==> flow/design.v <==
module CPU(clk, rst, memoryData, memoryAddress, dataOut, readSignal, writeSignal, AC);
input clk;
input rst;  
input [15:0] memoryData;
reg [3:0] state;
reg [5:0] PC;
reg [10:0] MAR;
reg signed [15:0] MBR;
reg [3:0] opcode;
reg M;
reg [15:0] IR;
reg zeroFlag, overflowFlag, carryFlag, negativeFlag;
output reg readSignal;
output reg writeSignal;
output reg signed [15:0] AC;
output reg [15:0] dataOut; 
output reg [10:0] memoryAddress;
reg signed [15:0] result;
parameter Load = 4'd1, Store = 4'd2, Add = 4'd3, Sub = 4'd4, Mul = 4'd5, Div = 4'd6 , Branch = 4'd7, BRZ = 4'd8;
always @ (posedge clk) begin
	if (rst) begin
	PC <= 0;
	state = 0;
	AC <= 0;
	dataOut <= 0;
	memoryAddress <= 0;
	zeroFlag = 0;
	overflowFlag = 0;
	carryFlag = 0;
	negativeFlag = 0;
	readSignal = 1;
	writeSignal = 0;
	end
	else
	case (state)
		0: begin  
			MAR <= PC;
			state = 1;
		end
		1: begin  
			writeSignal = 0;
			readSignal = 1;
			memoryAddress <= MAR;
			PC <= PC + 1;
			state = 2;
		end
		2:state = 3;  
		3: begin
			MBR <= memoryData;
			state = 4;
		end
		4: begin
			IR <= MBR;
			state = 5;
		end
		5: begin  
			opcode <= IR[15:12];
			M <= IR[11];
			MAR <= IR[10:0];
			state = 6;
		end
		6: begin
				if (opcode == Branch) begin  
					PC <= MAR; 
					state = 0;
				end
				else if (opcode == BRZ) begin  
					if(zeroFlag == 1 && M == 1) begin
						PC <= MAR;
						state = 0;
					end
					else begin
						state = 0;
					end
				end
				else begin
					state = 7;
				end
		end
		7: begin
			if (opcode == Store) begin
				memoryAddress <= MAR;
			end
			state = 8;
		end
		8: begin
			if (opcode == Store) begin  
				writeSignal = 1;
				readSignal = 0;
				dataOut <= AC;
				state = 0;
			end
			else begin
				state = 9;
			end
		end
		9: begin
			writeSignal = 0;
			readSignal = 1;
			if(M == 1) begin
				memoryAddress <= MAR;
			end
			state = 10;
			end
		10: begin
			state = 11;
		end
		11: begin
			if (M == 1) begin
				MBR <= memoryData;
			end
			else if (M == 0) begin
				MBR <= $signed(IR[10:0]);
			end
			state = 12;
		end
		12: begin  
			if (opcode == Load) begin  
				AC <= MBR;
				state = 0;
			end
			else if (opcode != Add && opcode != Sub && opcode != Mul && opcode != Div) begin  
				state = 0;
			end
			else begin
				case(opcode)
				Add :  
					begin
					{carryFlag, result} = AC + MBR;
					zeroFlag = (result==0)? 1:0;
					if(AC[15]==MBR[15]) begin
					  if(MBR[15]==result[15])begin
					  overflowFlag = 0;
					  end
					  else begin
					  overflowFlag = 1;
					  end
					end
					else begin
					overflowFlag = 0;
					end						
					negativeFlag =(result[15]==1)? 1:0;	
					end
				Sub :  
					begin
					{carryFlag, result} = AC - MBR;
					zeroFlag = (result==0)? 1:0;
					if(AC[15]==MBR[15]) begin
					  if(MBR[15]==result[15])begin
					  overflowFlag = 0;
					  end
					  else begin
					  overflowFlag = 1;
					  end
					end
					else begin
					overflowFlag = 0;
					end
					negativeFlag =(result[15]==1)? 1:0;
					end
				Mul :  
					begin
					result = AC * MBR;
					zeroFlag = (result==0)? 1:0;
					if(result > 16'h0FFF || result < 16'hF000) begin
					overflowFlag = 1;
					end
					else begin
						overflowFlag = 0;
					end
					negativeFlag =(result[15]==1)? 1:0;
					end	
				Div :  
					begin
					if (MBR == 0) result = 0;  
					else result = AC / MBR;
					zeroFlag = (result==0)? 1:0;
					negativeFlag =(result[15]==1)? 1:0;
					end						
			endcase  
			AC <= result;
			state = 0;
			end
		end
	endcase
end
endmodule
### Reports on CPU

What the tools print for CPU, step after step.
Lines are those of the file above, counted from 1.
Not given: -

| set-up | value |
|---|---|
| design top | CPU |
| clock port | clk |
| cell library | sky130hd |
| corner | tt_025C_1v80 |

### Elaborated design

Counts by Yosys on the flattened word-level netlist (proc, flatten, opt, wreduce; memories kept). Register bits leave out memories and registers merged into their read ports (data or address). Print and check cells are left out. Cells with the same type and inputs are merged into one.

| word-level totals | value |
|---|---|
| bits in registers | 120 |
| output and inout port bits | 45 |

| cells by class | value |
|---|---|
| $add $sub $neg | 3 |
| multipliers | 1 |
| divide/modulo/power cells | 1 |
| equal/unequal tests | 30 |
| mux-type cells | 32 |
| bitwise logic cells | 3 |
| reductions and logical operators | 29 |

Operator list:

| cell | count |
|---|---|
| 16-bit by 16-bit divider with 16-bit output | 1 |
| 16-bit by 16-bit multiplier with 16-bit output | 1 |
| 16-bit 2-to-1 mux | 9 |
| 16-bit zero test | 5 |
| 16-bit parallel mux with 4-bit select | 1 |
| 4-bit parallel mux with 13-bit select | 1 |
| 11-bit parallel mux with 3-bit select | 1 |
| 4-bit by 3-bit == test with 1-bit output (second input constant) | 8 |
| 16-bit parallel mux with 2-bit select | 1 |
| 4-bit == test (second input constant) | 6 |
| 11-bit parallel mux with 2-bit select | 1 |
| 11-bit 2-to-1 mux | 2 |
| 6-bit 2-to-1 mux | 3 |
| 16-bit adder | 1 |
| 16-bit subtractor | 1 |
| 4-bit by 2-bit == test with 1-bit output (second input constant) | 4 |
| 2-bit AND reduction | 7 |
| 13-bit nonzero test | 1 |
| 4-bit by 3-bit inequality test with 1-bit output (second input constant) | 3 |
| 6-bit parallel mux with 2-bit select | 1 |
| 2-bit inequality test (second input constant) | 4 |
| 2-bit nonzero test | 4 |
| 4-bit by 1-bit == test with 1-bit output (second input constant) | 2 |
| 4-bit AND reduction | 2 |
| 3-bit inequality test (second input constant) | 2 |
| 3-bit AND reduction | 2 |
| 6-bit by 1-bit adder with 6-bit output (second input constant) | 1 |
| 3-bit 2-to-1 mux | 2 |

Other operator kinds: 11; their cells: 22.

### Longest topological paths

Yosys ltp: most cells in a row. Word level: on the elaborated netlist, between registers, memories and ports. Mapped: between sequential cells and ports; inverters and the memories' decode and read muxes count.

| logic depth | value |
|---|---|
| word-level depth | 11 |
| ABC_AREA | 0 |
| depth in mapped cells | 152 |
| depth with buffers taken out | 141 |

### Mapped cells and area

Source: synth_stat.txt of the flow (Yosys; design flattened, memories mapped). It holds for the ABC_AREA given above (unset counts as 0); a run with the other value may have another netlist.
Totals and module areas in this step are rounded.

| synthesis totals | value |
|---|---|
| cell count | 2362 |
| mapped area | 19200 um2 |
| sequential part of the area | 3220 um2 |
| flip-flops | 129 |
| buffers | 111 |

Cells by type:

| cell | count | total area (um2) |
|---|---|---|
| sky130_fd_sc_hd__ha_1 | 230 | 2877.76 |
| sky130_fd_sc_hd__edfxtp_1 | 64 | 1.92E+03 |
| sky130_fd_sc_hd__fa_1 | 81 | 1.62E+03 |
| sky130_fd_sc_hd__dfxtp_1 | 65 | 1.3E+03 |
| sky130_fd_sc_hd__xnor2_1 | 122 | 1.07E+03 |
| sky130_fd_sc_hd__nand2_1 | 243 | 912.125 |
| sky130_fd_sc_hd__a21oi_1 | 152 | 760.73 |
| sky130_fd_sc_hd__nor2_1 | 187 | 701.923 |
| sky130_fd_sc_hd__inv_1 | 181 | 679.402 |
| sky130_fd_sc_hd__mux2_2 | 47 | 529.258 |
| sky130_fd_sc_hd__o21ai_0 | 95 | 475.456 |
| sky130_fd_sc_hd__xor2_1 | 52 | 455.437 |
| sky130_fd_sc_hd__and2_1 | 62 | 387.872 |
| sky130_fd_sc_hd__mux2i_1 | 33 | 330.317 |
| sky130_fd_sc_hd__clkbuf_1 | 86 | 322.81 |
| sky130_fd_sc_hd__a21o_1 | 39 | 292.781 |
| sky130_fd_sc_hd__nor3_1 | 54 | 270.259 |
| sky130_fd_sc_hd__o21a_1 | 34 | 255.245 |

Other cell types: 84; their cells: 535.

### Timing after synthesis

Path of least setup slack by OpenSTA after synthesis, without wires, with an ideal clock, recovery checks aside; 20% of the period is set as input and as output delay. Where synthesis merged equal registers, the netlist keeps one of their names.

| timing path post-synthesis | value |
|---|---|
| kind | register to register |
| start point | register MBR[0] |
| end point | register AC[6] |
| clock period | 42.0 ns |
| setup time | 0.116 ns |
| arrival time | 31.947 ns |
| setup slack | 9.937 ns |
| delay of the path | 32.063 ns |
| stages on the path | 133 |
| path buffers | 10 |
| synthesis period reached | 32.063 ns |

"delay of the path" is the arrival time less input delay plus setup time.
"stages on the path" counts driving pins, that of a launching flip-flop among them; a cell with two outputs on the path counts twice.
"synthesis period reached" = period - worst setup slack (recovery checks aside). The figure is calculated, with input and output delays left at 20% of the set period.
Between the ends stands the longest chain of elaborated cells between them, by number of cells; it is not shown to be the way that was timed. Of several equally long chains one is given.
Each line given opens the expression or statement behind the cell; cells for indexed reads and writes are added by Yosys, which also makes memories of some case tables.
A register here has more assigning lines than the two given.

| between the ends, post-synthesis | value |
|---|---|
| cells stage by stage | sky130_fd_sc_hd__edfxtp_1 > sky130_fd_sc_hd__clkbuf_1 > sky130_fd_sc_hd__clkbuf_1 > sky130_fd_sc_hd__inv_1 > sky130_fd_sc_hd__ha_1 > sky130_fd_sc_hd__buf_2 > sky130_fd_sc_hd__or3b_2 > sky130_fd_sc_hd__a211oi_1 > sky130_fd_sc_hd__and2_1 > sky130_fd_sc_hd__clkbuf_1 > sky130_fd_sc_hd__nand4_1 > sky130_fd_sc_hd__and2_1 > sky130_fd_sc_hd__ha_1 > sky130_fd_sc_hd__o21a_1 > sky130_fd_sc_hd__o21a_1 > sky130_fd_sc_hd__nand4_1 > sky130_fd_sc_hd__mux2_2 > sky130_fd_sc_hd__ha_1 > [97 not listed] > sky130_fd_sc_hd__a21oi_1 > sky130_fd_sc_hd__nor2b_1 > sky130_fd_sc_hd__o21ai_0 > sky130_fd_sc_hd__a211oi_1 > sky130_fd_sc_hd__a21o_1 > sky130_fd_sc_hd__ha_1 > sky130_fd_sc_hd__a21o_1 > sky130_fd_sc_hd__a21o_1 > sky130_fd_sc_hd__a21oi_1 > sky130_fd_sc_hd__o21ai_0 > sky130_fd_sc_hd__a21oi_1 > sky130_fd_sc_hd__and4_1 > sky130_fd_sc_hd__clkbuf_1 > sky130_fd_sc_hd__a21oi_1 > sky130_fd_sc_hd__xnor2_1 > sky130_fd_sc_hd__nor2_1 > sky130_fd_sc_hd__o32a_1 > sky130_fd_sc_hd__a21bo_2 |
| length of the longest elaborated chain | 10 |
| elaborated cells between the ends (all ways) | 14 |
| classes of those cells | add/sub: 2; mul: 1; div: 1; mux: 9; reduce/logical: 1 |

RTL lines, path post-synthesis:

| element | RTL line | RTL |
|---|---|---|
| start: declaration | 8 | `reg signed [15:0] MBR;` |
| start: assignment | 49 | `MBR <= memoryData;` |
| start: assignment | 110 | `MBR <= memoryData;` |
| 16-bit by 16-bit divider with 16-bit output | 176 | `else result = AC / MBR;` |
| 16-bit 2-to-1 mux | 175 | `if (MBR == 0) result = 0;` |
| 16-bit 2-to-1 mux | 126 | `case(opcode)` |
| 16-bit 2-to-1 mux | 122 | `else if (opcode != Add && opcode != Sub && opcode != Mul && opcode != Div) begin` |
| 16-bit 2-to-1 mux | 118 | `if (opcode == Load) begin` |
| 16-bit 2-to-1 mux | 35 | `case (state)` |
| 16-bit 2-to-1 mux | 21 | `if (rst) begin` |
| 16-bit parallel mux with 4-bit select | 126 |  |
| 16-bit 2-to-1 mux | 122 |  |
| 16-bit 2-to-1 mux | 118 |  |
| end: assignment | 119 | `AC <= MBR;` |
| end: assignment | 181 | `AC <= result;` |
| end: declaration | 15 | `output reg signed [15:0] AC;` |

### Timing after layout

From the final timing report of run A: the path of least setup slack in the routed layout; clock arrival at registers is part of the times.

| timing path after layout | value |
|---|---|
| kind | register to register |
| start point | register AC[0] |
| end point | register AC[10] |
| clock period | 35.8 ns |
| setup time | 0.07 ns |
| arrival time | 30.75 ns |
| setup slack | 5.40 ns |
| stages on the path | 132 |
| path buffers | 17 |

Between the ends stands the longest chain of elaborated cells between them, by number of cells; it is not shown to be the way that was timed. Of several equally long chains one is given.
A register here has more assigning lines than the two given.

| between the ends, after layout | value |
|---|---|
| cells stage by stage | sky130_fd_sc_hd__dfxtp_1 > sky130_fd_sc_hd__clkbuf_1 > sky130_fd_sc_hd__inv_1 > sky130_fd_sc_hd__buf_2 > sky130_fd_sc_hd__ha_1 > sky130_fd_sc_hd__nand3_1 > sky130_fd_sc_hd__o41ai_2 > sky130_fd_sc_hd__xnor2_1 > sky130_fd_sc_hd__ha_1 > sky130_fd_sc_hd__o21a_1 > sky130_fd_sc_hd__o21a_4 > sky130_fd_sc_hd__nand4_1 > sky130_fd_sc_hd__mux2_2 > sky130_fd_sc_hd__ha_4 > sky130_fd_sc_hd__o21a_4 > sky130_fd_sc_hd__o21ai_0 > sky130_fd_sc_hd__nor4_1 > sky130_fd_sc_hd__and4_2 > [96 not listed] > sky130_fd_sc_hd__or4_4 > sky130_fd_sc_hd__nand2_1 > sky130_fd_sc_hd__o31a_1 > sky130_fd_sc_hd__buf_6 > sky130_fd_sc_hd__mux2_2 > sky130_fd_sc_hd__ha_1 > sky130_fd_sc_hd__a21o_1 > sky130_fd_sc_hd__a21o_1 > sky130_fd_sc_hd__a21oi_1 > sky130_fd_sc_hd__o21ai_1 > sky130_fd_sc_hd__a21oi_2 > sky130_fd_sc_hd__and4_4 > sky130_fd_sc_hd__buf_6 > sky130_fd_sc_hd__a31oi_1 > sky130_fd_sc_hd__xnor2_1 > sky130_fd_sc_hd__a211oi_2 > sky130_fd_sc_hd__or3_4 > sky130_fd_sc_hd__a21oi_1 |
| length of the longest elaborated chain | 10 |
| elaborated cells between the ends (all ways) | 13 |
| classes of those cells | add/sub: 2; mul: 1; div: 1; mux: 9 |

RTL lines, path after layout:

| element | RTL line | RTL |
|---|---|---|
| start: declaration | 15 | `output reg signed [15:0] AC;` |
| start: assignment | 24 | `AC <= 0;` |
| start: assignment | 181 | `AC <= result;` |
| 16-bit by 16-bit divider with 16-bit output | 176 | `else result = AC / MBR;` |
| 16-bit 2-to-1 mux | 175 | `if (MBR == 0) result = 0;` |
| 16-bit 2-to-1 mux | 126 | `case(opcode)` |
| 16-bit 2-to-1 mux | 122 | `else if (opcode != Add && opcode != Sub && opcode != Mul && opcode != Div) begin` |
| 16-bit 2-to-1 mux | 118 | `if (opcode == Load) begin` |
| 16-bit 2-to-1 mux | 35 | `case (state)` |
| 16-bit 2-to-1 mux | 21 | `if (rst) begin` |
| 16-bit parallel mux with 4-bit select | 126 |  |
| 16-bit 2-to-1 mux | 122 |  |
| 16-bit 2-to-1 mux | 118 |  |
| end: assignment | 119 | `AC <= MBR;` |
| end: assignment | 181 |  |
| end: declaration | 15 |  |

Add stored flow runs of CPU

Design CPU on sky130hd. What follows are 2 stored runs of the flow, each under its own settings; their order means nothing. The constraints put input and output delay at 20% of the set period each and load the outputs with 0.01 pF.
By "achieved period" is meant the clock period of the run minus its worst setup slack. This is arithmetic on one report: input and output delays are still those of the set period (20% each).
"time used up by the worst setup path" is the time allowed to the run's worst setup path (the clock period less input and output delay, where it has them) less its slack. Clock arrival times count: a late capture clock shortens it, a late launch clock lengthens it.
"total power after layout" rests on the timing tool's default activity at the inputs, not on a simulated workload.
Results are given in rounded form.

#### Run A

| setting | value |
|---|---|
| ABC_AREA | `0` |
| CAP_MARGIN | `10` |
| CORE_ASPECT_RATIO | `0.56` |
| CORE_MARGIN | `5` |
| CORE_UTILIZATION | `50` |
| CTS_CLUSTER_DIAMETER | `44` |
| GPL_TIMING_DRIVEN | `0` |
| HOLD_SLACK_MARGIN | `0.21` |
| MAX_ROUTING_LAYER | `met4` |
| PLACE_DENSITY_LB_ADDON | `0.03` |
| SETUP_SLACK_MARGIN | `5.0` |
| SLEW_MARGIN | `10` |
| period_ns | `35.8` |

| result | value |
|---|---|
| standard-cell area after layout | 23700 um2 |
| time used up by the worst setup path | 30.40 ns |
| type of the worst setup path | register to register |
| utilization after layout | 62.8 % |
| worst hold slack in the final report | 0.410 ns |
| synthesis area | 19200 um2 |
| achieved period | 30.404 ns |
| total power after layout | 369 µW |
| total negative setup slack | 0.000 ns |
| die size | 42500 um2 |
| worst slack on setup checks | 5.40 ns |

#### Run B

| setting | value |
|---|---|
| ABC_AREA | `1` |
| CELL_PAD_IN_SITES_DETAIL_PLACEMENT | `2` |
| CORE_ASPECT_RATIO | `1.39` |
| CORE_UTILIZATION | `31` |
| GPL_ROUTABILITY_DRIVEN | `1` |
| PLACE_DENSITY | `0.72` |
| SETUP_SLACK_MARGIN | `5.0` |
| period_ns | `47.4` |
| CAP_MARGIN | `20` |
| CORE_MARGIN | `2` |
| SLEW_MARGIN | `20` |

Stopped before the end: routing reported GRT-0116.
